==> flow/design.v <==
`timescale 1ns / 1ps
module lms_core #(
    parameter WIDTH = 16,
    parameter FRAC  = 8
)(
    input wire clk,
    input wire rst,
    input wire start,
    input wire signed [WIDTH-1:0] x_in,
    input wire signed [WIDTH-1:0] d_in,
    output reg signed [WIDTH-1:0] y_out,
    output reg signed [WIDTH-1:0] e_out,
    output reg done
);
    localparam signed [WIDTH-1:0] MU_FIXED = 16'd2; 
    reg signed [WIDTH-1:0] w0, w1, w2, w3, w4, w5, w6, w7;
    reg signed [WIDTH-1:0] x0, x1, x2, x3, x4, x5, x6, x7;
    reg [4:0] bit_idx;       
    reg signed [31:0] acc;       
    reg signed [WIDTH-1:0] w_sum;  
    reg signed [WIDTH-1:0] slice_reg; 
    reg signed [31:0] slice_shifted;
    reg signed [WIDTH-1:0] term0, term1, term2, term3, term4, term5, term6, term7;
    reg [2:0] state;
    localparam IDLE = 0, CALC_OFFSET = 1, CALC_SLICE = 2, CALC_ACC = 3, CALC_E = 4, UPDATE_W = 5;
    function signed [WIDTH-1:0] fixed_mul;
        input signed [WIDTH-1:0] a, b;
        reg signed [2*WIDTH-1:0] res;
        begin
            res = a * b;
            fixed_mul = res >>> FRAC;
        end
    endfunction
    always @(posedge clk) begin
        if (rst) begin
            w0<=0; w1<=0; w2<=0; w3<=0; w4<=0; w5<=0; w6<=0; w7<=0;
            x0<=0; x1<=0; x2<=0; x3<=0; x4<=0; x5<=0; x6<=0; x7<=0;
            y_out <= 0; e_out <= 0; done <= 0;
            state <= IDLE;
        end else begin
            case (state)
                IDLE: begin
                    done <= 0;
                    if (start) begin
                        x7<=x6; x6<=x5; x5<=x4; x4<=x3; x3<=x2; x2<=x1; x1<=x0;
                        x0 <= x_in;
                        state <= CALC_OFFSET;
                    end
                end
                CALC_OFFSET: begin
                    w_sum = w0 + w1 + w2 + w3 + w4 + w5 + w6 + w7;
                    acc <= -w_sum; 
                    bit_idx <= 0; 
                    state <= CALC_SLICE;
                end
                CALC_SLICE: begin
                    if (bit_idx == WIDTH-1) begin
                         slice_reg <= (x0[bit_idx] ? -w0 : w0) + 
                                      (x1[bit_idx] ? -w1 : w1) + 
                                      (x2[bit_idx] ? -w2 : w2) + 
                                      (x3[bit_idx] ? -w3 : w3) + 
                                      (x4[bit_idx] ? -w4 : w4) + 
                                      (x5[bit_idx] ? -w5 : w5) + 
                                      (x6[bit_idx] ? -w6 : w6) + 
                                      (x7[bit_idx] ? -w7 : w7);
                    end else begin
                         slice_reg <= (x0[bit_idx] ? w0 : -w0) + 
                                      (x1[bit_idx] ? w1 : -w1) + 
                                      (x2[bit_idx] ? w2 : -w2) + 
                                      (x3[bit_idx] ? w3 : -w3) + 
                                      (x4[bit_idx] ? w4 : -w4) + 
                                      (x5[bit_idx] ? w5 : -w5) + 
                                      (x6[bit_idx] ? w6 : -w6) + 
                                      (x7[bit_idx] ? w7 : -w7);
                    end
                    state <= CALC_ACC;
                end
                CALC_ACC: begin
                    slice_shifted = {{16{slice_reg[15]}}, slice_reg};
                    acc <= acc + (slice_shifted <<< bit_idx);
                    if (bit_idx == WIDTH-1)
                        state <= CALC_E;
                    else begin
                        bit_idx <= bit_idx + 1;
                        state <= CALC_SLICE;
                    end
                end
                CALC_E: begin
                    y_out <= acc >>> 9;
                    e_out <= d_in - (acc >>> 9);
                    state <= UPDATE_W;
                end
                UPDATE_W: begin
                    term0 = fixed_mul(MU_FIXED, x0);
                    term1 = fixed_mul(MU_FIXED, x1);
                    term2 = fixed_mul(MU_FIXED, x2);
                    term3 = fixed_mul(MU_FIXED, x3);
                    term4 = fixed_mul(MU_FIXED, x4);
                    term5 = fixed_mul(MU_FIXED, x5);
                    term6 = fixed_mul(MU_FIXED, x6);
                    term7 = fixed_mul(MU_FIXED, x7);
                    if (e_out > 0) begin
                        w0 <= w0 + term0; w1 <= w1 + term1; w2 <= w2 + term2; w3 <= w3 + term3;
                        w4 <= w4 + term4; w5 <= w5 + term5; w6 <= w6 + term6; w7 <= w7 + term7;
                    end else if (e_out < 0) begin
                        w0 <= w0 - term0; w1 <= w1 - term1; w2 <= w2 - term2; w3 <= w3 - term3;
                        w4 <= w4 - term4; w5 <= w5 - term5; w6 <= w6 - term6; w7 <= w7 - term7;
                    end
                    done <= 1;
                    state <= IDLE;
                end
            endcase
        end
    end
endmodule
# == Reports on lms_core ==
# The steps from the RTL of lms_core to its reports follow in flow order.
# Line numbers count from 1 in the design file above.
# Operators: Yosys type, input widths -> output width; for muxes data width and select width s.
# Library cell names are shortened.
# Not given: -
# inputs
top_module,lms_core
clock_port,clk
cell_library,sky130hd
pvt_corner,tt_025C_1v80

# == Word level ==
# Counts by Yosys on the flattened word-level netlist (proc, flatten, opt, wreduce; memories kept). Register bits leave out memories and registers merged into their read ports (data or address). Print and check cells are left out. Cells with the same type and inputs are merged into one.
# word_totals
register_bits,345
output_inout_bits,33
word_cells,143
# classes
add_sub_neg,49
compare,2
n_eq,8
shift,9
n_mux,40
n_logic,1
reduce_and_logical,11
# op_table
op,count
$mux 16,33
$add 16x16->16,21
$shiftx 16x5->1,8
$add 16x9->16,8
$sub 16x9->16,8
$neg 16->16,8
$pmux 32 s2,1
$sshl 16x5->32,1
$neg 16->32,1
$add 32x32->32,1
$pmux 3 s6,1
$gt 16x1->1 const B,1
$lt 16x1->1 const B,1
$sub 16x16->16,1
$reduce_and 2->1,5
$pmux 5 s2,1
$reduce_bool 2->1,3
$eq 3x2->1 const B,2
$eq 3x3->1 const B,2
$reduce_bool 6->1,1
$mux 3,2
$add 5x1->5 const B,1
$eq 5x4->1 const B,1
$mux 5,1
$ne 2x2->1 const B,2
$eq 3x1->1 const B,1
$logic_not 3->1,1
$reduce_and 3->1,1
# Not listed: further kinds 2, cells in them 2.

# == Depth ==
# Longest topological path by Yosys (ltp), each cell counted once; first at word level (registers and memories cut), then after technology mapping (sequential cells cut; the memories' decode and read muxes count).
# logic_depth
depth_word,10
ABC_AREA,0
ltp_mapped,30
mapped_depth_nobuf,26

# == Synthesis result ==
# The flow's flattened synthesis, as Yosys stat reports it; memories are mapped. The netlist is that of the ABC_AREA named above (0 if unset); the other value can give another one.
# The area totals of this step are shown rounded.
# by_type
cell,count
dfxtp_1,295
fa_1,267
xnor2_1,350
ha_1,220
nand2_1,637
a21oi_1,465
inv_1,472
edfxtp_1,46
nor2_1,325
mux4_2,39
mux2i_1,77
xor2_1,86
nor3_1,132
clkbuf_1,160
o21ai_0,97
a211oi_1,64
nor2b_1,71
nand3_1,81
# Other cell types: 50; their cells: 519.
# mapped
mapped_cells,4403
synth_area_mm2,0.035
flip_flops,341
buffers,192

# == Path before layout ==
# Source: OpenSTA report_checks on the synthesized netlist (no wires, ideal clock, input and output delay 20% of the period each), path of least setup slack; recovery checks are left aside. Register names are those of the netlist, which keeps one name where synthesis merged equal registers.
# synth_timing
path_kind,reg-to-reg
from,register bit_idx[0]
to,register slice_reg[15]
clock_period_ns,8.0
setup_time_ns,0.264
arrival_time_ns,6.495
slack_ns,1.241
delay_ns,6.759
driving_pins,25
n_path_buf,4
synth_period_reached_ns,6.759
# "delay_ns" is the arrival time less input delay plus setup time.
# "driving_pins": output pins that drive a net of the path, with the launching flip-flop's if there is one; two outputs of one cell count as two.
# "synth_period_reached_ns" = period - worst setup slack (recovery checks aside). The figure is calculated, with input and output delays left at 20% of the set period.
# The rows between start and end are the longest chain of elaborated cells between them; the timing report does not say that the signal goes this way. Where chains are equally long, one stands for them.
# Each line given opens the expression or statement behind the cell; cells for indexed reads and writes are added by Yosys, which also makes memories of some case tables.
# synth_via
cell_sequence,edfxtp_1 > buf_4 > buf_6 > buf_4 > mux4_2 > mux4_2 > clkbuf_1 > a31oi_1 > xnor2_1 > fa_1 > fa_1 > fa_1 > inv_1 > fa_1 > inv_1 > ha_1 > a211oi_1 > o21ai_0 > o31ai_1 > nand4b_1 > a31oi_1 > a21o_1 > a21oi_1 > xor2_1 > a211oi_2
elab_chain_len,10
cone_cells,40
cone_classes,14 x add/sub; 1 x eq/ne; 8 x shift; 17 x mux
# synth_lines
element,line_no,rtl
start: declaration,18,reg [4:0] bit_idx;
start: assignment,53,bit_idx <= 0;
start: assignment,84,bit_idx <= bit_idx + 1;
$shiftx 16x5->1,67,slice_reg <= (x0[bit_idx] ? w0 : -w0) +
$mux 16,67,
$add 16x16->16 (7 in a row),67,
$mux 16,57,if (bit_idx == WIDTH-1) begin
end: assignment,58,slice_reg <= (x0[bit_idx] ? -w0 : w0) +
end: assignment,67,
end: declaration,21,reg signed [WIDTH-1:0] slice_reg;

# == Worst path after layout ==
# From the final timing report of run 1: the path of least setup slack in the routed layout; clock arrival at registers is part of the times.
# layout_timing
path_kind,reg-to-reg
from,register bit_idx[2]
to,register slice_reg[12]
clock_period_ns,8.0
setup_time_ns,0.26
arrival_time_ns,7.80
slack_ns,0.54
driving_pins,27
n_path_buf,1
# The rows between start and end are the longest chain of elaborated cells between them; the timing report does not say that the signal goes this way. Where chains are equally long, one stands for them.
# layout_via
cell_sequence,edfxtp_1 > mux4_2 > nor2_1 > a2111oi_0 > a21o_1 > buf_4 > nor2_1 > xnor2_1 > fa_1 > inv_1 > fa_1 > fa_1 > inv_1 > fa_1 > inv_1 > ha_1 > inv_1 > fa_1 > nor2b_1 > o21ai_0 > a21boi_0 > o21ai_0 > a21boi_0 > o2111ai_1 > nand3b_1 > xnor2_1 > mux2i_1
elab_chain_len,10
cone_cells,40
cone_classes,14 x add/sub; 1 x eq/ne; 8 x shift; 17 x mux
# layout_lines
element,line_no,rtl
start: declaration,18,reg [4:0] bit_idx;
start: assignment,53,bit_idx <= 0;
start: assignment,84,bit_idx <= bit_idx + 1;
$shiftx 16x5->1,67,slice_reg <= (x0[bit_idx] ? w0 : -w0) +
$mux 16,67,
$add 16x16->16 (7 in a row),67,
$mux 16,57,if (bit_idx == WIDTH-1) begin
end: assignment,58,slice_reg <= (x0[bit_idx] ? -w0 : w0) +
end: assignment,67,
end: declaration,21,reg signed [WIDTH-1:0] slice_reg;

# Module lms_core, platform sky130hd: 6 stored runs of the flow (Yosys, OpenROAD) with differing settings, in no particular order. Input and output delays are each 20% of the period that was set; the output load is 0.01 pF.
# "clock_period_reached_ns" = clock period - worst setup slack. The figure is calculated, with input and output delays left at 20% of the set period.
# "worst_path_time_ns" means the part of the period allowed to the worst setup path (the constraints hold back 20% at inputs and 20% at outputs) less its slack; where the path has registers, the arrival times of their clocks count too.
# "power_uw" rests on the timing tool's default activity at the inputs, not on a simulated workload.
# The results are shown rounded.
# Among the settings, n/a means not set for that run.
# A result given as n/a is not shown for that run.
stored run,CELL_PAD_IN_SITES_GLOBAL_PLACEMENT,CORE_UTILIZATION,CTS_CLUSTER_DIAMETER,HOLD_SLACK_MARGIN,MIN_ROUTING_LAYER,SLEW_MARGIN,period_ns,CAP_MARGIN,CORE_MARGIN,CELL_PAD_IN_SITES_DETAIL_PLACEMENT,GPL_TIMING_DRIVEN,CORE_ASPECT_RATIO,CTS_CLUSTER_SIZE,GPL_ROUTABILITY_DRIVEN,PLACE_DENSITY,SETUP_SLACK_MARGIN,die_mm2,hold_worst_slack_ns,setup_tns_ns,synth_area_mm2,worst_path_time_ns,critical_path_kind,power_uw,clock_period_reached_ns,post_route_stdcell_area_mm2,ws_setup_ns
run 1,3,40,125,0.03,met2,25,8.0,20,2,n/a,n/a,n/a,n/a,n/a,n/a,n/a,0.091,0.41,0.000,0.035,7.46,reg-to-reg,4400,7.460,0.039,0.54
run 2,n/a,40,n/a,n/a,n/a,20,8.0,20,2,n/a,n/a,n/a,n/a,n/a,n/a,n/a,0.091,0.45,0.000,0.035,7.26,reg-to-reg,4300,7.264,0.039,0.74
run 3,3,40,125,0.05,met2,25,8.0,20,2,1,0,n/a,n/a,n/a,n/a,n/a,0.091,0.45,0.000,0.035,7.97,reg-to-reg,4400,7.966,0.04,0.034
run 4,3,50,56,n/a,n/a,30,5.78,20,2,1,n/a,1.25,14,1,0.44,1.47,n/a,n/a,n/a,n/a,n/a,n/a,n/a,n/a,n/a,n/a
run 5,3,40,n/a,n/a,n/a,25,8.0,20,2,n/a,n/a,n/a,n/a,n/a,n/a,n/a,0.091,0.46,0.000,0.035,7.41,reg-to-reg,4400,7.406,0.039,0.59
run 6,n/a,40,n/a,n/a,n/a,20,7.42,20,2,n/a,n/a,n/a,n/a,n/a,n/a,0.96,0.091,0.46,0.000,0.035,6.57,reg-to-reg,4600,6.567,0.04,0.85
# Run 4: not finished: placement ended with error GPL-0301
